==> flow/design.v <==
module MUX2(
	input [15:0] Ain,  
	input [15:0] Bin,
	input Select,  
	output [15:0] Output  
	);
	assign Output = (Select == 1'b0)? Ain : Bin;
endmodule
module MUX3(
	input [15:0] Ain,  
	input [15:0] Bin,
	input [15:0] Cin,
	input [1:0] Select,  
	output reg [15:0] Output
	);
	always @(*)
	begin
		case (Select)
		2'b00: Output = Ain;
		2'b01: Output = Bin;
		2'b10: Output = Cin;
		2'b11: Output = 16'd0;  
		endcase
	end
endmodule
module MUX4(
	input [15:0] Ain,  
	input [15:0] Bin,
	input [15:0] Cin,
	input [15:0] Din,
	input [1:0] Select,  
	output reg [15:0] Output
	);
	always @(*)
	begin
		case (Select)
		2'b00: Output = Ain;
		2'b01: Output = Bin;
		2'b10: Output = Cin;
		2'b11: Output = Din;
		endcase
	end
endmodule
module ALU(
	input [15:0] Ain,  
	input [15:0] Bin,  
	input [3:0] MODE,  
	output reg [15:0] ALUout,  
	output FLAGzero  
	);
	always @(*)  
	begin
		case (MODE)  
			4'b0000: ALUout = 16'd0;		 
			4'b0001: ALUout = Ain + Bin;	 
			4'b0010: ALUout = Ain - Bin;	 
			4'b0011: ALUout = Ain & Bin;	 
			4'b0100: ALUout = Ain | Bin;	 
			4'b0101: ALUout = Ain ^ Bin;	 
			4'b0110: ALUout = ~Ain;			 
			4'b0111: ALUout = Ain * Bin;	 
			4'b1000: ALUout = (Bin == 16'd0) ? 16'hFFFF : Ain / Bin;	 
			4'b1001: ALUout = (Bin == 16'd0) ? Ain : Ain % Bin;	 
			4'b1010: ALUout = Ain<<Bin;	 
			4'b1011: ALUout = Ain>>Bin;	 
			4'b1100: ALUout = Ain;			 
			4'b1101: ALUout = Bin;			 
			4'b1110: begin if (Ain != Bin) ALUout = 16'd1;	 
							else ALUout = 16'd0;
							end
			4'b1111: begin if (Ain < Bin) ALUout = 16'd1;		 
							else ALUout = 16'd0;
							end
		endcase
	end
	assign FLAGzero = (ALUout == 16'd0) ? 1'b1: 1'b0;	 
endmodule
module CTRLUNIT(
	input [15:0] Instruction,  
	input ZFlag,  
	output reg JFlag,  
	output reg RamWriteEN,  
	output reg [9:0] RamAddr,
	output reg [3:0] ALUCtrl,  
	output reg RegWriteEN,
	output reg [4:0] RegWriteAddr,
	output reg [4:0] RegAddrA,  
	output reg [4:0] RegAddrB,
	output reg [9:0] Immediate,  
	output reg [1:0] MuxA,  
	output reg [1:0] MuxB,
	output reg [1:0] MuxC
	);
	wire [5:0] Opcode;
	wire [9:0] Address;
	wire [4:0] AddressA, AddressB;
	assign Opcode = Instruction[15:10];  
	assign Address = Instruction[9:0];  
	assign AddressA = Address[9:5];  
	assign AddressB = Address[4:0];  
	always @(*)
	begin
		case (Opcode)
		6'b000000: begin  
					RamWriteEN 		= 1'b0;
					RegWriteEN 		= 1'b0;
					MuxA 				= 1'b00;
					MuxB 				= 2'b00;
					MuxC				= 2'b00;
					RamAddr 			= 10'b0000000000;
					RegWriteAddr 	= 5'b00000;
					RegAddrA 		= 5'b00000;
					RegAddrB 		= 5'b00000;
					JFlag				= 1'b0;
					ALUCtrl			= 4'b0000;
					Immediate		= 10'b0000000000;
					end
		6'b000001: begin  
					RamWriteEN 		= 1'b0;
					RegWriteEN 		= 1'b1;
					MuxA 				= 1'b00;
					MuxB 				= 2'b01;
					MuxC				= 2'b01;
					RamAddr 			= Address;
					RegWriteAddr 	= 5'b00001;
					RegAddrA 		= 5'b00000;
					RegAddrB 		= 5'b00000;
					JFlag				= 1'b0;
					ALUCtrl			= 4'b1101;
					Immediate		= 10'b0000000000;
					end
		6'b000010: begin  
					RamWriteEN 		= 1'b1;
					RegWriteEN 		= 1'b0;
					MuxA 				= 1'b00;
					MuxB 				= 2'b00;
					MuxC				= 2'b01;
					RamAddr 			= Address;
					RegWriteAddr 	= 5'b00000;
					RegAddrA 		= 5'b00000;
					RegAddrB 		= 5'b00001;
					JFlag				= 1'b0;
					ALUCtrl			= 4'b0000;
					Immediate		= 10'b0000000000;
					end
		6'b000011: begin  
					RamWriteEN 		= 1'b0;
					RegWriteEN 		= 1'b1;
					MuxA 				= 1'b00;
					MuxB 				= 2'b00;
					MuxC				= 2'b00;
					RamAddr 			= 10'b0000000000;
					RegWriteAddr 	= AddressB;
					RegAddrA 		= AddressA;
					RegAddrB 		= 5'b00000;
					JFlag				= 1'b0;
					ALUCtrl			= 4'b1100;
					Immediate		= 10'b0000000000;
					end
		6'b000100: begin  
					RamWriteEN 		= 1'b0;
					RegWriteEN 		= 1'b0;
					MuxA 				= 1'b00;
					MuxB 				= 2'b10;  
					MuxC				= 2'b00;
					RamAddr 			= 10'b0000000000;
					RegWriteAddr 	= 5'b00000;
					RegAddrA 		= 5'b00001;  
					RegAddrB 		= 5'b00000;
					JFlag				= ~ZFlag;  
					ALUCtrl			= 4'b1100;  
					Immediate		= Address;  
					end
		6'b000101: begin  
					RamWriteEN 		= 1'b0;
					RegWriteEN 		= 1'b0;
					MuxA 				= 1'b00;
					MuxB 				= 2'b10;
					MuxC				= 2'b00;
					RamAddr 			= 10'b0000000000;
					RegWriteAddr 	= 5'b00000;
					RegAddrA 		= 5'b00001;
					RegAddrB 		= 5'b00000;
					JFlag				= ZFlag;
					ALUCtrl			= 4'b1100;
					Immediate		= Address;
					end
		6'b000110: begin  
					RamWriteEN 		= 1'b0;
					RegWriteEN 		= 1'b0;
					MuxA 				= 1'b00;
					MuxB 				= 2'b10;
					MuxC				= 2'b00;
					RamAddr 			= 10'b0000000000;
					RegWriteAddr 	= 5'b00000;
					RegAddrA 		= 5'b00000;
					RegAddrB 		= 5'b00000;
					JFlag				= 1'b1;
					ALUCtrl			= 4'b0000;
					Immediate		= Address;
					end
		6'b000111: begin  
					RamWriteEN 		= 1'b0;
					RegWriteEN 		= 1'b1;	 
					MuxA 				= 1'b01;	 
					MuxB 				= 2'b10;  
					MuxC				= 2'b00;
					RamAddr 			= 10'b0000000000;
					RegWriteAddr 	= AddressA;
					RegAddrA 		= 5'b00000;
					RegAddrB 		= 5'b00000;
					JFlag				= 1'b0;  
					ALUCtrl			= 4'b1100;	 
					Immediate		= 10'b0000000000;
					end
		6'b001000: begin  
					RamWriteEN 		= 1'b0;
					RegWriteEN 		= 1'b0;
					MuxA 				= 1'b00;
					MuxB 				= 2'b00;  
					MuxC				= 2'b00;
					RamAddr 			= 10'b0000000000;
					RegWriteAddr 	= 5'b00000;
					RegAddrA 		= 5'b00000;
					RegAddrB 		= AddressA;  
					JFlag				= 1'b1;  
					ALUCtrl			= 4'b0000;
					Immediate		= 10'b0000000000;
					end
		6'b001001: begin  
					RamWriteEN 		= 1'b0;
					RegWriteEN 		= 1'b1;  
					MuxA 				= 1'b00;
					MuxB 				= 2'b00;
					MuxC				= 2'b00;
					RamAddr 			= 10'b0000000000;
					RegWriteAddr 	= 5'b00001;  
					RegAddrA 		= AddressA;  
					RegAddrB 		= AddressB;  
					JFlag				= 1'b0;
					ALUCtrl			= 4'b1111;  
					Immediate		= 10'b0000000000;
					end
		6'b001010: begin  
					RamWriteEN 		= 1'b0;
					RegWriteEN 		= 1'b1;  
					MuxA 				= 1'b00;
					MuxB 				= 2'b10;  
					MuxC				= 2'b00;
					RamAddr 			= 10'b0000000000;
					RegWriteAddr 	= 5'b00001;  
					RegAddrA 		= AddressA;  
					RegAddrB 		= 5'b00000;
					JFlag				= 1'b0;
					ALUCtrl			= 4'b1111;  
					Immediate		= {5'b00000, AddressB};
					end
		6'b001011: begin  
					RamWriteEN 		= 1'b0;
					RegWriteEN 		= 1'b1;  
					MuxA 				= 1'b00;
					MuxB 				= 2'b00;
					MuxC				= 2'b00;
					RamAddr 			= 10'b0000000000;
					RegWriteAddr 	= 5'b00001;  
					RegAddrA 		= AddressA;  
					RegAddrB 		= AddressB;  
					JFlag				= 1'b0;
					ALUCtrl			= 4'b1110;  
					Immediate		= 10'b0000000000;
					end
		6'b001100: begin  
					RamWriteEN 		= 1'b0;
					RegWriteEN 		= 1'b1;  
					MuxA 				= 1'b00;
					MuxB 				= 2'b10;  
					MuxC				= 2'b00;
					RamAddr 			= 10'b0000000000;
					RegWriteAddr 	= 5'b00001;  
					RegAddrA 		= AddressA;  
					RegAddrB 		= 5'b00000;
					JFlag				= 1'b0;
					ALUCtrl			= 4'b1110;  
					Immediate		= {5'b00000, AddressB};
					end
		6'b001101: begin  
					RamWriteEN 		= 1'b0;
					RegWriteEN 		= 1'b1;  
					MuxA 				= 1'b00;
					MuxB 				= 2'b10;  
					MuxC				= 2'b00;
					RamAddr 			= 10'b0000000000;
					RegWriteAddr 	= 5'b00001;  
					RegAddrA 		= 5'b00000;
					RegAddrB 		= 5'b00000;
					JFlag				= 1'b0;
					ALUCtrl			= 4'b1101;
					Immediate		= Address;  
					end
		6'b001110: begin  
					RamWriteEN 		= 1'b0;
					RegWriteEN 		= 1'b1;
					MuxA 				= 1'b00;
					MuxB 				= 2'b00;
					MuxC				= 2'b00;
					RamAddr 			= 10'b0000000000;
					RegWriteAddr 	= 5'b00001;
					RegAddrA 		= AddressA;
					RegAddrB 		= AddressB;
					JFlag				= 1'b0;
					ALUCtrl			= 4'b1010;  
					Immediate		= 10'b0000000000;
					end
		6'b001111: begin  
					RamWriteEN 		= 1'b0;
					RegWriteEN 		= 1'b1;
					MuxA 				= 1'b00;
					MuxB 				= 2'b00;
					MuxC				= 2'b00;
					RamAddr 			= 10'b0000000000;
					RegWriteAddr 	= 5'b00001;
					RegAddrA 		= AddressA;
					RegAddrB 		= AddressB;
					JFlag				= 1'b0;
					ALUCtrl			= 4'b1011;  
					Immediate		= 10'b0000000000;
					end
		6'b010000: begin  
					RamWriteEN 		= 1'b0;
					RegWriteEN 		= 1'b1;
					MuxA 				= 1'b00;
					MuxB 				= 2'b00;
					MuxC				= 2'b00;
					RamAddr 			= 10'b0000000000;
					RegWriteAddr 	= 5'b00001;
					RegAddrA 		= AddressA;
					RegAddrB 		= AddressB;
					JFlag				= 1'b0;
					ALUCtrl			= 4'b0001;
					Immediate		= 10'b0000000000;
					end
		6'b010001: begin  
					RamWriteEN 		= 1'b0;
					RegWriteEN 		= 1'b1;
					MuxA 				= 1'b00;
					MuxB 				= 2'b00;
					MuxC				= 2'b00;
					RamAddr 			= 10'b0000000000;
					RegWriteAddr 	= 5'b00001;
					RegAddrA 		= AddressA;
					RegAddrB 		= AddressB;
					JFlag				= 1'b0;
					ALUCtrl			= 4'b0010;
					Immediate		= 10'b0000000000;
					end
		6'b010010: begin  
					RamWriteEN 		= 1'b0;
					RegWriteEN 		= 1'b1;
					MuxA 				= 1'b00;
					MuxB 				= 2'b00;
					MuxC				= 2'b00;
					RamAddr 			= 10'b0000000000;
					RegWriteAddr 	= 5'b00001;
					RegAddrA 		= AddressA;
					RegAddrB 		= AddressB;
					JFlag				= 1'b0;
					ALUCtrl			= 4'b0111;
					Immediate		= 10'b0000000000;
					end
		6'b010011: begin  
					RamWriteEN 		= 1'b0;
					RegWriteEN 		= 1'b1;
					MuxA 				= 1'b00;
					MuxB 				= 2'b00;
					MuxC				= 2'b00;
					RamAddr 			= 10'b0000000000;
					RegWriteAddr 	= 5'b00001;
					RegAddrA 		= AddressA;
					RegAddrB 		= AddressB;
					JFlag				= 1'b0;
					ALUCtrl			= 4'b1000;
					Immediate		= 10'b0000000000;
					end
		6'b010100: begin  
					RamWriteEN 		= 1'b0;
					RegWriteEN 		= 1'b1;
					MuxA 				= 1'b00;
					MuxB 				= 2'b00;
					MuxC				= 2'b00;
					RamAddr 			= 10'b0000000000;
					RegWriteAddr 	= 5'b00001;
					RegAddrA 		= AddressA;
					RegAddrB 		= AddressB;
					JFlag				= 1'b0;
					ALUCtrl			= 4'b1001;
					Immediate		= 10'b0000000000;
					end
		6'b010101: begin  
					RamWriteEN 		= 1'b0;
					RegWriteEN 		= 1'b1;
					MuxA 				= 1'b00;
					MuxB 				= 2'b10;
					MuxC				= 2'b00;
					RamAddr 			= 10'b0000000000;
					RegWriteAddr 	= 5'b00001;
					RegAddrA 		= AddressA;
					RegAddrB 		= 5'b00000;
					JFlag				= 1'b0;
					ALUCtrl			= 4'b0001;
					Immediate		= {5'b00000, AddressB};
					end
		6'b010110: begin  
					RamWriteEN 		= 1'b0;
					RegWriteEN 		= 1'b1;
					MuxA 				= 1'b00;
					MuxB 				= 2'b10;
					MuxC				= 2'b00;
					RamAddr 			= 10'b0000000000;
					RegWriteAddr 	= 5'b00001;
					RegAddrA 		= AddressA;
					RegAddrB 		= 5'b00000;
					JFlag				= 1'b0;
					ALUCtrl			= 4'b0010;
					Immediate		= {5'b00000, AddressB};
					end
		6'b010111: begin  
					RamWriteEN 		= 1'b0;
					RegWriteEN 		= 1'b1;
					MuxA 				= 1'b00;
					MuxB 				= 2'b10;
					MuxC				= 2'b00;
					RamAddr 			= 10'b0000000000;
					RegWriteAddr 	= 5'b00001;
					RegAddrA 		= AddressA;
					RegAddrB 		= 5'b00000;
					JFlag				= 1'b0;
					ALUCtrl			= 4'b0111;
					Immediate		= {5'b00000, AddressB};
					end
		6'b011000: begin  
					RamWriteEN 		= 1'b0;
					RegWriteEN 		= 1'b1;
					MuxA 				= 1'b00;
					MuxB 				= 2'b10;
					MuxC				= 2'b00;
					RamAddr 			= 10'b0000000000;
					RegWriteAddr 	= 5'b00001;
					RegAddrA 		= AddressA;
					RegAddrB 		= 5'b00000;
					JFlag				= 1'b0;
					ALUCtrl			= 4'b1000;
					Immediate		= {5'b00000, AddressB};
					end
		6'b011001: begin  
					RamWriteEN 		= 1'b0;
					RegWriteEN 		= 1'b1;
					MuxA 				= 1'b00;
					MuxB 				= 2'b10;
					MuxC				= 2'b00;
					RamAddr 			= 10'b0000000000;
					RegWriteAddr 	= 5'b00001;
					RegAddrA 		= AddressA;
					RegAddrB 		= 5'b00000;
					JFlag				= 1'b0;
					ALUCtrl			= 4'b1001;
					Immediate		= {5'b00000, AddressB};
					end
		6'b011010: begin  
					RamWriteEN 		= 1'b0;
					RegWriteEN 		= 1'b1;
					MuxA 				= 1'b00;
					MuxB 				= 2'b00;
					MuxC				= 2'b00;
					RamAddr 			= 10'b0000000000;
					RegWriteAddr 	= AddressB;
					RegAddrA 		= AddressA;
					RegAddrB 		= 5'b00000;
					JFlag				= 1'b0;
					ALUCtrl			= 4'b0110;
					Immediate		= 10'b0000000000;
					end
		6'b011011: begin  
					RamWriteEN 		= 1'b0;
					RegWriteEN 		= 1'b1;
					MuxA 				= 1'b00;
					MuxB 				= 2'b00;
					MuxC				= 2'b00;
					RamAddr 			= 10'b0000000000;
					RegWriteAddr 	= 5'b00001;
					RegAddrA 		= AddressA;
					RegAddrB 		= AddressB;
					JFlag				= 1'b0;
					ALUCtrl			= 4'b0101;
					Immediate		= 10'b0000000000;
					end
		6'b011100: begin  
					RamWriteEN 		= 1'b0;
					RegWriteEN 		= 1'b1;
					MuxA 				= 1'b00;
					MuxB 				= 2'b00;
					MuxC				= 2'b00;
					RamAddr 			= 10'b0000000000;
					RegWriteAddr 	= 5'b00001;
					RegAddrA 		= AddressA;
					RegAddrB 		= AddressB;
					JFlag				= 1'b0;
					ALUCtrl			= 4'b0100;
					Immediate		= 10'b0000000000;
					end
		6'b011101: begin  
					RamWriteEN 		= 1'b0;
					RegWriteEN 		= 1'b1;
					MuxA 				= 1'b00;
					MuxB 				= 2'b00;
					MuxC				= 2'b00;
					RamAddr 			= 10'b0000000000;
					RegWriteAddr 	= 5'b00001;
					RegAddrA 		= AddressA;
					RegAddrB 		= AddressB;
					JFlag				= 1'b0;
					ALUCtrl			= 4'b0011;
					Immediate		= 10'b0000000000;
					end
		6'b011110: begin  
					RamWriteEN 		= 1'b0;
					RegWriteEN 		= 1'b1;
					MuxA 				= 1'b00;
					MuxB 				= 2'b01;  
					MuxC				= 2'b10;  
					RamAddr 			= 10'b0000000000;
					RegWriteAddr 	= AddressB;
					RegAddrA 		= AddressA;  
					RegAddrB 		= 5'b00000;
					JFlag				= 1'b0;
					ALUCtrl			= 4'b1101;  
					Immediate		= 10'b0000000000;
					end
		6'b011111: begin  
					RamWriteEN 		= 1'b1;  
					RegWriteEN 		= 1'b0;
					MuxA 				= 1'b00;  
					MuxB 				= 2'b00;
					MuxC				= 2'b10;  
					RamAddr 			= 10'b0000000000;
					RegWriteAddr 	= 5'b00000;
					RegAddrA 		= AddressB;  
					RegAddrB 		= AddressA;  
					JFlag				= 1'b0;
					ALUCtrl			= 4'b0000;
					Immediate		= 10'b0000000000;
					end
		6'b100000: begin  
					RamWriteEN 		= 1'b0;  
					RegWriteEN 		= 1'b1;
					MuxA 				= 2'b10;  
					MuxB 				= 2'b00;
					MuxC				= 2'b10;  
					RamAddr 			= 10'b0000000000;
					RegWriteAddr 	= AddressA;
					RegAddrA 		= 5'b00000;  
					RegAddrB 		= 5'b00000;  
					JFlag				= 1'b0;
					ALUCtrl			= 4'b1100;
					Immediate		= 10'b0000000000;
					end
		6'b100001: begin  
					RamWriteEN 		= 1'b0;
					RegWriteEN 		= 1'b1;
					MuxA 				= 1'b00;
					MuxB 				= 2'b10;
					MuxC				= 2'b00;
					RamAddr 			= 10'b0000000000;
					RegWriteAddr 	= 5'b00001;
					RegAddrA 		= AddressA;
					RegAddrB 		= 5'b00000;
					JFlag				= 1'b0;
					ALUCtrl			= 4'b1010;  
					Immediate		= AddressB;
				end
		6'b100010: begin  
					RamWriteEN 		= 1'b0;
					RegWriteEN 		= 1'b1;
					MuxA 				= 1'b00;
					MuxB 				= 2'b10;
					MuxC				= 2'b00;
					RamAddr 			= 10'b0000000000;
					RegWriteAddr 	= 5'b00001;
					RegAddrA 		= AddressA;
					RegAddrB 		= 5'b00000;
					JFlag				= 1'b0;
					ALUCtrl			= 4'b1011;  
					Immediate		= AddressB;
				end
		default: begin  
					RamWriteEN 		= 1'b0;
					RegWriteEN 		= 1'b0;
					MuxA 				= 1'b00;
					MuxB 				= 2'b00;
					MuxC				= 2'b00;
					RamAddr 			= 10'b0000000000;
					RegWriteAddr 	= 5'b00000;
					RegAddrA 		= 5'b00000;
					RegAddrB 		= 5'b00000;
					JFlag				= 1'b0;
					ALUCtrl			= 4'b0000;
					Immediate		= 10'b0000000000;
					end
		endcase
	end
endmodule
module REGFILE(
	input clk,  
	input En,  
	input Reset,  
	input Write,  
	input [4:0] Waddr,  
	input [15:0] Wdata,  
	input [4:0] Aaddr,  
	output [15:0] Adata,  
	input [4:0] Baddr,
	output [15:0] Bdata
	);
	integer i;
	reg [15:0] register[31:0];
	always @(posedge clk)
	begin
		if (Reset == 1'b1) begin
			for(i = 0; i < 32; i = i + 1) begin  
				register[i] <= 16'd0;
			end
		end
		else if (En == 1'b1 && Write == 1'b1) begin
			register[Waddr] <= Wdata;  
		end
	end
	assign Adata = (Aaddr == 0)? 16'd0 : register[Aaddr];
	assign Bdata = (Baddr == 0)? 16'd0 : register[Baddr];
endmodule
module PCOUNTER(
	input clk,  
	input En,  
	input [9:0] Jaddr,  
	input Jflag,  
	output reg [9:0] Caddr,  
	input Clear  
	);
	always @(posedge clk)
	begin
		if (Clear == 1'b1) begin  
			Caddr <= 10'd0;
		end
		else if (En == 1'b1) begin
			if(Jflag == 1'b1) begin  
				Caddr <= Jaddr;
			end
			else begin
				Caddr <= Caddr + 1'b1;  
			end
		end
	end
endmodule
module microcounter(
	input clk,  
	input Clear,  
	output reg [1:0] count  
	);
	always @(posedge clk)
	begin
		if (Clear == 1'b1) begin
			count <= 2'b00;
		end
		else if (count == 2'b11) begin
			count <= 2'b00;
		end
		else begin
			count <= count + 1'b1;
		end
	end
endmodule
module mips16_core(
	input clk,
	input rst,  
	output [9:0] imem_addr,
	input [15:0] imem_rdata,
	output [9:0] dmem_addr,
	output dmem_we,
	output [15:0] dmem_wdata,
	input [15:0] dmem_rdata,
	input [15:0] in_data,
	output rf_we,
	output [4:0] rf_waddr,
	output [15:0] rf_wdata
	);
	wire ramWriteEN, regWriteEN, ZFlag, JFlag;
	wire [1:0] selA, selB, selC;
	wire [15:0] muxAout, muxBout, muxCout;
	wire [9:0] Caddr, ramAddress;
	wire [15:0] Instruction;
	wire [15:0] regAdata, regBdata;
	wire [3:0] ALUop;
	wire [15:0] ALUout;
	wire [9:0] Immediate;
	wire [15:0] ramBdata;
	wire [4:0] regAread, regBread, regwrite;
	wire [1:0] microcount;
	microcounter micro(.clk(clk), .Clear(rst), .count(microcount));
	wire ramclk = (microcount == 2'b00);  
	wire regclk = (microcount == 2'b01);  
	wire instrclk = (microcount == 2'b10);  
	PCOUNTER programcounter(
		.clk(clk),
		.En(instrclk),
		.Jaddr(muxBout[9:0]),  
		.Jflag(JFlag),
		.Caddr(Caddr),
		.Clear(rst)
		);
	assign imem_addr = Caddr;
	assign Instruction = imem_rdata;
	CTRLUNIT controlunit(
		.Instruction(Instruction),  
		.ZFlag(ZFlag),  
		.JFlag(JFlag),
		.RamWriteEN(ramWriteEN),
		.RamAddr(ramAddress),
		.ALUCtrl(ALUop),
		.RegWriteEN(regWriteEN),
		.RegWriteAddr(regwrite),
		.RegAddrA(regAread),
		.RegAddrB(regBread),
		.Immediate(Immediate),
		.MuxA(selA),
		.MuxB(selB),
		.MuxC(selC)
		);
	MUX3 muxA(
		.Ain(regAdata),
		.Bin({6'd0, Caddr}),
		.Cin(in_data),
		.Select(selA),
		.Output(muxAout)
		);
	MUX3 muxB(
		.Ain(regBdata),
		.Bin(ramBdata),
		.Cin({6'd0, Immediate}),
		.Select(selB),
		.Output(muxBout)
		);
	MUX3 muxC(
		.Ain({6'd0, Caddr}),
		.Bin({6'd0, ramAddress}),
		.Cin(muxAout),
		.Select(selC),
		.Output(muxCout)
		);
	ALU arithmaticlogic(
		.Ain(muxAout),  
		.Bin(muxBout),  
		.MODE(ALUop),  
		.ALUout(ALUout),
		.FLAGzero(ZFlag)
		);
	REGFILE registers(
		.clk(clk),
		.En(regclk),
		.Reset(rst),
		.Write(regWriteEN),
		.Waddr(regwrite),
		.Wdata(ALUout),
		.Aaddr(regAread),
		.Adata(regAdata),  
		.Baddr(regBread),
		.Bdata(regBdata)  
		);
	assign dmem_addr = muxCout[9:0];
	assign dmem_we = ramclk & ramWriteEN;
	assign dmem_wdata = regBdata;
	assign ramBdata = dmem_rdata;
	reg rf_we_q;
	reg [4:0] rf_waddr_q;
	reg [15:0] rf_wdata_q;
	always @(posedge clk)
	begin
		if (rst == 1'b1) begin
			rf_we_q <= 1'b0;
		end
		else begin
			rf_we_q <= regclk & regWriteEN;
		end
		if (regclk == 1'b1) begin
			rf_waddr_q <= regwrite;
			rf_wdata_q <= ALUout;
		end
	end
	assign rf_we = rf_we_q;
	assign rf_waddr = rf_waddr_q;
	assign rf_wdata = rf_wdata_q;
endmodule
Hand-over note for mips16_core

### Step by step through the tools: mips16_core

Each step is given for the RTL above and for the edited RTL.
Lines under "original" count in the file above, lines under "edited" in the edited file.
"difference" is "edited" less "original", of the values as shown.
Operators carry their Yosys type and port widths (W data, S select, Z words).
The mark n/a stands for no value.

* top: mips16_core
* clock input: clk
* cell library: sky130hd
* corner: tt_025C_1v80

### Diff

The edit as a unified diff against the file above.
A script made this edit. It changes what the design does and was not meant as an optimisation.

```diff
@@ -53,5 +53,5 @@
 		case (MODE)  
 			4'b0000: ALUout = 16'd0;		 
-			4'b0001: ALUout = Ain + Bin;	 
+			4'b0001: ALUout = Ain * Bin;	 
 			4'b0010: ALUout = Ain - Bin;	 
 			4'b0011: ALUout = Ain & Bin;	 
```

### Elaborated design

Yosys after proc, flatten, opt, wreduce and memory -nomap, before mapping. Memory bits, and registers merged into a memory's read port (data or address), are not among the register bits. Print and check cells are not counted. Equal cells are merged and count once.
Memory sizes are those after Yosys's memory passes, which may raise the word count (mostly to a power of two), join words into wider ones and drop unused or constant bits.

Word-level totals
* flip-flop bits (word level): original 34, edited 34, difference 0
* bits in writable memories: original 512, edited 512, difference 0
* memories: original 1, edited 1, difference 0
* input port bits: original 50, edited 50, difference 0
* output and inout port bits: original 59, edited 59, difference 0
* cells after elaboration: original 154, edited 154, difference 0

Operators by class
* add/subtract/negate cells: original 4, edited 3, difference -1
* multipliers: original 1, edited 1, difference 0
* div/mod/pow operators: original 2, edited 2, difference 0
* order comparisons: original 1, edited 1, difference 0
* eq/ne operators: original 62, edited 62, difference 0
* shift operators: original 2, edited 2, difference 0
* multiplexer cells: original 31, edited 31, difference 0
* bitwise operators: original 7, edited 7, difference 0
* reduce/logical cells: original 38, edited 39, difference +1

Operator list
* $reduce_or A2 Y1: original 17, edited 18, difference +1
* $add A16 B16 Y16: original 1, edited 0, difference -1
* $pmux W16 S16: original 1, edited 0, difference -1
* $pmux W16 S15: original 0, edited 1, difference +1

Operator kinds equal on both sides are left out: 53.

### Depth

Longest topological path by Yosys (ltp), each cell counted once; first at word level (registers and memories cut), then after technology mapping (sequential cells cut; the memories' decode and read muxes count).

Logic depth
* depth in word-level cells: original 14, edited 14, difference 0
* ABC_AREA: original 0, edited 0
* depth in mapped cells: original 203, edited 200, difference -3
* mapped depth without buffers: original 187, edited 180, difference -7

### After synthesis

The flow's flattened synthesis, as Yosys stat reports it; memories are mapped. The netlist is that of the ABC_AREA named above (0 if unset); the other value can give another one.

Mapped netlist
* mapped cells: original 5544, edited 5515, difference -29
* mapped area (µm²): original 47246.6, edited 47623.2, difference +376.6
* sequential part of the area (µm²): original 16265.6, edited 16235.6, difference -30.0
* mapped flip-flops: original 546, edited 545, difference -1
* buffers: original 411, edited 430, difference +19

Cell types
* sky130_fd_sc_hd__nand2_1: original 701, edited 600, difference -101
* sky130_fd_sc_hd__mux2i_1: original 227, edited 142, difference -85
* sky130_fd_sc_hd__a211oi_1: original 94, edited 143, difference +49
* sky130_fd_sc_hd__nor2_1: original 838, edited 790, difference -48
* sky130_fd_sc_hd__nand3_1: original 155, edited 116, difference -39
* sky130_fd_sc_hd__a21oi_1: original 287, edited 252, difference -35
* sky130_fd_sc_hd__and2_1: original 39, edited 74, difference +35
* sky130_fd_sc_hd__nor2b_1: original 37, edited 66, difference +29
* sky130_fd_sc_hd__o21a_1: original 49, edited 73, difference +24
* sky130_fd_sc_hd__o211ai_1: original 46, edited 69, difference +23
* sky130_fd_sc_hd__and3_1: original 91, edited 113, difference +22
* sky130_fd_sc_hd__o22ai_1: original 55, edited 35, difference -20
* sky130_fd_sc_hd__a311oi_1: original 19, edited 38, difference +19
* sky130_fd_sc_hd__a211o_1: original 12, edited 30, difference +18
* sky130_fd_sc_hd__a221o_1: original 16, edited 33, difference +17
* sky130_fd_sc_hd__a311o_1: original 2, edited 19, difference +17
* sky130_fd_sc_hd__nand4_1: original 51, edited 35, difference -16
* sky130_fd_sc_hd__xor2_1: original 41, edited 28, difference -13

Cell types equal on both sides are left out: 11.
The list need not be complete.
By module: a second synthesis without flattening, with its own total; a netlist apart from the flattened one above.

Second synthesis, totals
* cells (unflattened synthesis): original 4612, edited 4490, difference -122
* area total of the unflattened synthesis (µm²): original 47504.3, edited 46622.2, difference -882.1

Each row is one instance without its submodules.

By module, original
* REGFILE: times used 1, cells 1891, area 27670.3 µm², sequential area 15374.7 µm²
* ALU: times used 1, cells 2319, area 16216.8 µm², sequential area 0.0 µm²
* MUX3: times used 3, cells 39, area 381.6 µm², sequential area 0.0 µm²
* CTRLUNIT: times used 1, cells 174, area 1073.5 µm², sequential area 0.0 µm²
* mips16_core: times used 1, cells 28, area 700.7 µm², sequential area 650.6 µm²
* PCOUNTER: times used 1, cells 78, area 623.1 µm², sequential area 200.2 µm²
* microcounter: times used 1, cells 5, area 75.1 µm², sequential area 40.0 µm²

By module, edited
* REGFILE: times used 1, cells 1891, area 27651.5 µm², sequential area 15374.7 µm²
* ALU: times used 1, cells 2197, area 15353.5 µm², sequential area 0.0 µm²
* MUX3: times used 3, cells 39, area 381.6 µm², sequential area 0.0 µm²
* CTRLUNIT: times used 1, cells 174, area 1073.5 µm², sequential area 0.0 µm²
* mips16_core: times used 1, cells 28, area 700.7 µm², sequential area 650.6 µm²
* PCOUNTER: times used 1, cells 78, area 623.1 µm², sequential area 200.2 µm²
* microcounter: times used 1, cells 5, area 75.1 µm², sequential area 40.0 µm²

### Timing after synthesis

Source: OpenSTA report_checks on the synthesized netlist (no wires, ideal clock, input and output delay 20% of the period each), path of least setup slack; recovery checks are left aside. Register names are those of the netlist, which keeps one name where synthesis merged equal registers.

Path post-synthesis
* path kind: original input-to-reg, edited input-to-reg
* start: original input port imem_rdata[12], edited input port imem_rdata[11]
* end: original register programcounter.Caddr[3], edited register programcounter.Caddr[0]
* period (ps): original 44000, edited 44000, difference 0
* input delay (ps): original 8800, edited 8800, difference 0
* library setup time (ps): original 70, edited 74, difference +4
* launch time at the first pin (ps): original 8800, edited 8800, difference 0
* arrival time (ps): original 46048, edited 44987, difference -1061
* required time (ps): original 43930, edited 43926, difference -4
* path slack (ps): original -2118, edited -1062, difference +1056
* delay of the path (ps): original 37318, edited 36261, difference -1057
* stages on the path: original 189, edited 190, difference +1
* path buffers: original 20, edited 22, difference +2
* synthesis period reached (ps): original 46118, edited 45062, difference -1056

"delay of the path" is the arrival time less input delay plus setup time.
"stages on the path" counts driving pins, that of a launching flip-flop among them; a cell with two outputs on the path counts twice.
"synthesis period reached" = period - worst setup slack (recovery checks aside). The figure is calculated, with input and output delays left at 20% of the set period.
Between the ends stands the longest chain of elaborated cells between them, by number of cells; it is not shown to be the way that was timed. Of several equally long chains one is given.
Each line given opens the expression or statement behind the cell; cells for indexed reads and writes are added by Yosys, which also makes memories of some case tables.
The chain passes a memory read, where the word-level depth is cut; so it can be longer than that depth.
At most two assigning lines are given for a register; there are more.

On the way, post-synthesis, original:
* cells stage by stage: sky130_fd_sc_hd__buf_2 -> sky130_fd_sc_hd__and3_1 -> sky130_fd_sc_hd__or4_1 -> sky130_fd_sc_hd__buf_2 -> sky130_fd_sc_hd__o31ai_4 -> sky130_fd_sc_hd__buf_4 -> sky130_fd_sc_hd__buf_4 -> sky130_fd_sc_hd__mux2i_1 -> sky130_fd_sc_hd__mux2i_1 -> sky130_fd_sc_hd__a211o_1 -> sky130_fd_sc_hd__o2bb2ai_1 -> sky130_fd_sc_hd__or2_1 -> sky130_fd_sc_hd__clkbuf_1 -> sky130_fd_sc_hd__buf_2 -> sky130_fd_sc_hd__buf_4 -> sky130_fd_sc_hd__clkbuf_1 -> sky130_fd_sc_hd__ha_1 -> sky130_fd_sc_hd__a22oi_1 -> [... 153 more ...] -> sky130_fd_sc_hd__a21oi_1 -> sky130_fd_sc_hd__o21ai_0 -> sky130_fd_sc_hd__a211o_1 -> sky130_fd_sc_hd__o21a_1 -> sky130_fd_sc_hd__clkbuf_1 -> sky130_fd_sc_hd__nor2_1 -> sky130_fd_sc_hd__nand2_1 -> sky130_fd_sc_hd__o21ai_0 -> sky130_fd_sc_hd__a31oi_1 -> sky130_fd_sc_hd__o211ai_1 -> sky130_fd_sc_hd__nor3b_1 -> sky130_fd_sc_hd__nand4_1 -> sky130_fd_sc_hd__nor4_2 -> sky130_fd_sc_hd__a31oi_1 -> sky130_fd_sc_hd__or4_1 -> sky130_fd_sc_hd__clkbuf_1 -> sky130_fd_sc_hd__a2bb2oi_1 -> sky130_fd_sc_hd__a21oi_1
* cells in the longest elaborated chain: 14
* elaborated cells between the ends (all ways): 115
* classes of those cells: add/sub: 2; mul: 1; div: 2; compare: 1; eq/ne: 56; shift: 2; mux: 18; logic: 5; reduce/logical: 27; memory: 1

RTL lines, path post-synthesis, original
* from (decl): line 684 `input [15:0] imem_rdata,`
* $eq A6 B2 Y1: line 103 `case (Opcode)`
* $reduce_or A24 Y1
* $pmux W5 S3: line 103
* $mem_v2 Z32 W16: line 624 `reg [15:0] register[31:0];`
* $mux W16: line 636 `assign Adata = (Aaddr == 0)? 16'd0 : register[Aaddr];`
* $pmux W16 S4: line 18 `case (Select)`
* $mod A16 B16 Y16: line 63 `4'b1001: ALUout = (Bin == 16'd0) ? Ain : Ain % Bin;`
* $mux W16: line 63
* $pmux W16 S16: line 53 `case (MODE)`
* $logic_not A16 Y1: line 76 `assign FLAGzero = (ALUout == 16'd0) ? 1'b1: 1'b0;`
* $mux W1: line 76
* $not A1 Y1: line 170 `JFlag = ~ZFlag;`
* $pmux W1 S3: line 103
* $mux W10: line 653 `if(Jflag == 1'b1) begin`
* to (assign): line 654 `Caddr <= Jaddr;`
* to (assign): line 657 `Caddr <= Caddr + 1'b1;`
* to (decl): line 644 `output reg [9:0] Caddr,`

On the way, post-synthesis, edited:
* cells stage by stage: sky130_fd_sc_hd__buf_2 -> sky130_fd_sc_hd__and3_1 -> sky130_fd_sc_hd__or4_4 -> sky130_fd_sc_hd__buf_4 -> sky130_fd_sc_hd__o21ai_2 -> sky130_fd_sc_hd__buf_4 -> sky130_fd_sc_hd__buf_2 -> sky130_fd_sc_hd__buf_2 -> sky130_fd_sc_hd__mux2i_1 -> sky130_fd_sc_hd__a211oi_1 -> sky130_fd_sc_hd__nor4_1 -> sky130_fd_sc_hd__o2111a_1 -> sky130_fd_sc_hd__buf_2 -> sky130_fd_sc_hd__buf_2 -> sky130_fd_sc_hd__buf_1 -> sky130_fd_sc_hd__ha_1 -> sky130_fd_sc_hd__and2_1 -> sky130_fd_sc_hd__a31oi_1 -> [... 154 more ...] -> sky130_fd_sc_hd__a21oi_1 -> sky130_fd_sc_hd__o21ai_0 -> sky130_fd_sc_hd__nor2_1 -> sky130_fd_sc_hd__o21ai_0 -> sky130_fd_sc_hd__a2111oi_0 -> sky130_fd_sc_hd__o211ai_1 -> sky130_fd_sc_hd__a311oi_1 -> sky130_fd_sc_hd__and2_1 -> sky130_fd_sc_hd__buf_2 -> sky130_fd_sc_hd__inv_2 -> sky130_fd_sc_hd__nor4_1 -> sky130_fd_sc_hd__nand4_1 -> sky130_fd_sc_hd__o41a_1 -> sky130_fd_sc_hd__a211oi_2 -> sky130_fd_sc_hd__buf_4 -> sky130_fd_sc_hd__buf_6 -> sky130_fd_sc_hd__nand3_1 -> sky130_fd_sc_hd__a31oi_1
* cells in the longest elaborated chain: 14
* elaborated cells between the ends (all ways): 115
* classes of those cells: add/sub: 1; mul: 1; div: 2; compare: 1; eq/ne: 56; shift: 2; mux: 18; logic: 5; reduce/logical: 28; memory: 1

RTL lines, path post-synthesis, edited
* from (decl): line 684 `input [15:0] imem_rdata,`
* $eq A6 B2 Y1: line 103 `case (Opcode)`
* $reduce_or A24 Y1
* $pmux W5 S3: line 103
* $mem_v2 Z32 W16: line 624 `reg [15:0] register[31:0];`
* $mux W16: line 636 `assign Adata = (Aaddr == 0)? 16'd0 : register[Aaddr];`
* $pmux W16 S4: line 18 `case (Select)`
* $mod A16 B16 Y16: line 63 `4'b1001: ALUout = (Bin == 16'd0) ? Ain : Ain % Bin;`
* $mux W16: line 63
* $pmux W16 S15: line 53 `case (MODE)`
* $logic_not A16 Y1: line 76 `assign FLAGzero = (ALUout == 16'd0) ? 1'b1: 1'b0;`
* $mux W1: line 76
* $not A1 Y1: line 170 `JFlag = ~ZFlag;`
* $pmux W1 S3: line 103
* $mux W10: line 653 `if(Jflag == 1'b1) begin`
* to (assign): line 654 `Caddr <= Jaddr;`
* to (assign): line 657 `Caddr <= Caddr + 1'b1;`
* to (decl): line 644 `output reg [9:0] Caddr,`

Nets of the timed path that keep an RTL name, with a line that drives or declares them; the list need not be complete.

Named nets, post-synthesis, edited (line)
* ALUout[0]: 53

### Worst path after layout

From the final timing report of each run of set A: the path of least setup slack in the routed layout; clock arrival at registers is part of the times.
The path's times are printed in steps of 10 ps; the period is the one set.

Path after layout
* path kind: original input-to-reg, edited input-to-reg
* start: original input port imem_rdata[14], edited input port imem_rdata[13]
* end: original register programcounter.Caddr[3], edited register programcounter.Caddr[9]
* period (ps): original 44000, edited 44000, difference 0
* input delay (ps): original 8800, edited 8800, difference 0
* library setup time (ps): original 70, edited 80, difference +10
* launch time at the first pin (ps): original 8800, edited 8800, difference 0
* arrival time (ps): original 43360, edited 43040, difference -320
* required time (ps): original 44570, edited 44610, difference +40
* path slack (ps): original 1210, edited 1570, difference +360
* stages on the path: original 187, edited 181, difference -6
* path buffers: original 20, edited 17, difference -3

Between the ends stands the longest chain of elaborated cells between them, by number of cells; it is not shown to be the way that was timed. Of several equally long chains one is given.
The chain passes a memory read, where the word-level depth is cut; so it can be longer than that depth.
At most two assigning lines are given for a register; there are more.

On the way, after layout, original:
* cells stage by stage: sky130_fd_sc_hd__dlymetal6s2s_1 -> sky130_fd_sc_hd__buf_4 -> sky130_fd_sc_hd__buf_4 -> sky130_fd_sc_hd__and4_1 -> sky130_fd_sc_hd__o211ai_1 -> sky130_fd_sc_hd__buf_4 -> sky130_fd_sc_hd__o311ai_4 -> sky130_fd_sc_hd__buf_12 -> sky130_fd_sc_hd__buf_4 -> sky130_fd_sc_hd__buf_4 -> sky130_fd_sc_hd__o31ai_4 -> sky130_fd_sc_hd__buf_4 -> sky130_fd_sc_hd__a31o_2 -> sky130_fd_sc_hd__o22a_2 -> sky130_fd_sc_hd__nand4_1 -> sky130_fd_sc_hd__nor4_4 -> sky130_fd_sc_hd__nand3_2 -> sky130_fd_sc_hd__nor3_4 -> [... 151 more ...] -> sky130_fd_sc_hd__a21oi_2 -> sky130_fd_sc_hd__o21ai_2 -> sky130_fd_sc_hd__a211o_1 -> sky130_fd_sc_hd__o21a_2 -> sky130_fd_sc_hd__buf_6 -> sky130_fd_sc_hd__a311oi_2 -> sky130_fd_sc_hd__o31ai_2 -> sky130_fd_sc_hd__buf_4 -> sky130_fd_sc_hd__nor2_4 -> sky130_fd_sc_hd__o2111ai_4 -> sky130_fd_sc_hd__and3_4 -> sky130_fd_sc_hd__inv_2 -> sky130_fd_sc_hd__nor3_4 -> sky130_fd_sc_hd__buf_6 -> sky130_fd_sc_hd__and4_1 -> sky130_fd_sc_hd__or4_4 -> sky130_fd_sc_hd__a2bb2oi_1 -> sky130_fd_sc_hd__a21oi_1
* cells in the longest elaborated chain: 14
* elaborated cells between the ends (all ways): 115
* classes of those cells: add/sub: 2; mul: 1; div: 2; compare: 1; eq/ne: 56; shift: 2; mux: 18; logic: 5; reduce/logical: 27; memory: 1

RTL lines, path after layout, original
* from (decl): line 684 `input [15:0] imem_rdata,`
* $eq A6 B2 Y1: line 103 `case (Opcode)`
* $reduce_or A24 Y1
* $pmux W5 S3: line 103
* $mem_v2 Z32 W16: line 624 `reg [15:0] register[31:0];`
* $mux W16: line 636 `assign Adata = (Aaddr == 0)? 16'd0 : register[Aaddr];`
* $pmux W16 S4: line 18 `case (Select)`
* $mod A16 B16 Y16: line 63 `4'b1001: ALUout = (Bin == 16'd0) ? Ain : Ain % Bin;`
* $mux W16: line 63
* $pmux W16 S16: line 53 `case (MODE)`
* $logic_not A16 Y1: line 76 `assign FLAGzero = (ALUout == 16'd0) ? 1'b1: 1'b0;`
* $mux W1: line 76
* $not A1 Y1: line 170 `JFlag = ~ZFlag;`
* $pmux W1 S3: line 103
* $mux W10: line 653 `if(Jflag == 1'b1) begin`
* to (assign): line 654 `Caddr <= Jaddr;`
* to (assign): line 657 `Caddr <= Caddr + 1'b1;`
* to (decl): line 644 `output reg [9:0] Caddr,`

Nets of the timed path that keep an RTL name, with a line that drives or declares them; the list need not be complete.

Named nets, after layout, original (line)
* ALUout[13]: 53

On the way, after layout, edited:
* cells stage by stage: sky130_fd_sc_hd__clkdlybuf4s50_1 -> sky130_fd_sc_hd__nor3b_2 -> sky130_fd_sc_hd__or4_4 -> sky130_fd_sc_hd__buf_12 -> sky130_fd_sc_hd__o211ai_4 -> sky130_fd_sc_hd__buf_12 -> sky130_fd_sc_hd__buf_12 -> sky130_fd_sc_hd__buf_4 -> sky130_fd_sc_hd__nor2_1 -> sky130_fd_sc_hd__a221o_1 -> sky130_fd_sc_hd__a211o_1 -> sky130_fd_sc_hd__a31o_2 -> sky130_fd_sc_hd__and4_1 -> sky130_fd_sc_hd__and2_1 -> sky130_fd_sc_hd__a31oi_1 -> sky130_fd_sc_hd__ha_1 -> sky130_fd_sc_hd__o21a_1 -> sky130_fd_sc_hd__o211ai_1 -> [... 145 more ...] -> sky130_fd_sc_hd__o21ai_1 -> sky130_fd_sc_hd__nor2_2 -> sky130_fd_sc_hd__o21ai_4 -> sky130_fd_sc_hd__a2111oi_4 -> sky130_fd_sc_hd__o211ai_1 -> sky130_fd_sc_hd__a311oi_1 -> sky130_fd_sc_hd__buf_4 -> sky130_fd_sc_hd__and2_1 -> sky130_fd_sc_hd__inv_2 -> sky130_fd_sc_hd__nor4_4 -> sky130_fd_sc_hd__nand4_1 -> sky130_fd_sc_hd__buf_4 -> sky130_fd_sc_hd__nor4_2 -> sky130_fd_sc_hd__buf_4 -> sky130_fd_sc_hd__a211oi_2 -> sky130_fd_sc_hd__buf_4 -> sky130_fd_sc_hd__or4b_1 -> sky130_fd_sc_hd__a31oi_1
* cells in the longest elaborated chain: 14
* elaborated cells between the ends (all ways): 115
* classes of those cells: add/sub: 1; mul: 1; div: 2; compare: 1; eq/ne: 56; shift: 2; mux: 18; logic: 5; reduce/logical: 28; memory: 1

RTL lines, path after layout, edited
* from (decl): line 684 `input [15:0] imem_rdata,`
* $eq A6 B2 Y1: line 103 `case (Opcode)`
* $reduce_or A24 Y1
* $pmux W5 S3: line 103
* $mem_v2 Z32 W16: line 624 `reg [15:0] register[31:0];`
* $mux W16: line 636 `assign Adata = (Aaddr == 0)? 16'd0 : register[Aaddr];`
* $pmux W16 S4: line 18 `case (Select)`
* $mod A16 B16 Y16: line 63 `4'b1001: ALUout = (Bin == 16'd0) ? Ain : Ain % Bin;`
* $mux W16: line 63
* $pmux W16 S15: line 53 `case (MODE)`
* $logic_not A16 Y1: line 76 `assign FLAGzero = (ALUout == 16'd0) ? 1'b1: 1'b0;`
* $mux W1: line 76
* $not A1 Y1: line 170 `JFlag = ~ZFlag;`
* $pmux W1 S3: line 103
* $mux W10: line 653 `if(Jflag == 1'b1) begin`
* to (assign): line 654 `Caddr <= Jaddr;`
* to (assign): line 657 `Caddr <= Caddr + 1'b1;`
* to (decl): line 644 `output reg [9:0] Caddr,`

Named nets, after layout, edited (line)
* ALUout[0]: 53

### Flow runs

Runs of the flow (Yosys, OpenROAD) on both versions; the two runs of a pair have the same settings. The constraints put input and output delay at 20% of the set period each and load the outputs with 0.01 pF.

Flow settings, set A:
* period_ns: 44.0
* CAP_MARGIN: 20
* CORE_MARGIN: 2
* CORE_UTILIZATION: 40
* SLEW_MARGIN: 20

Results, set A
* netlist area reported by Yosys (µm²): original 47246.6, edited 47623.2, difference +376.6
* area inside the die boundary (µm²): original 120881.0, edited 121832.0, difference +951.0
* standard-cell area of the final layout (µm²): original 60727.0, edited 58656.3, difference -2070.7
* worst setup slack after layout (ps): original 1207, edited 1570, difference +363
* period reached (ps): original 42793, edited 42430, difference -363

Flow settings, set B:
* ABC_AREA: 1
* CAP_MARGIN: 15
* CELL_PAD_IN_SITES_DETAIL_PLACEMENT: 2
* CORE_ASPECT_RATIO: 0.81
* CORE_MARGIN: 2
* CORE_UTILIZATION: 31
* CTS_CLUSTER_DIAMETER: 278
* HOLD_SLACK_MARGIN: 0.25
* MIN_ROUTING_LAYER: met2
* PLACE_DENSITY_LB_ADDON: 0.1
* SETUP_SLACK_MARGIN: 0.45
* SLEW_MARGIN: 5
* period_ns: 66.5

Results, set B
* netlist area reported by Yosys (µm²): original 46469.6, edited 45959.1, difference -510.5
* area inside the die boundary (µm²): original 153032.0, edited 151368.0, difference -1664.0
* standard-cell area of the final layout (µm²): original 51767.1, edited 50783.7, difference -983.4
* worst setup slack after layout (ps): original 7130, edited 6373, difference -757
* period reached (ps): original 59370, edited 60127, difference +757

By "period reached" is meant the clock period of the run minus its worst setup slack. This is arithmetic on one report: input and output delays are still those of the set period (20% each).

End of note.
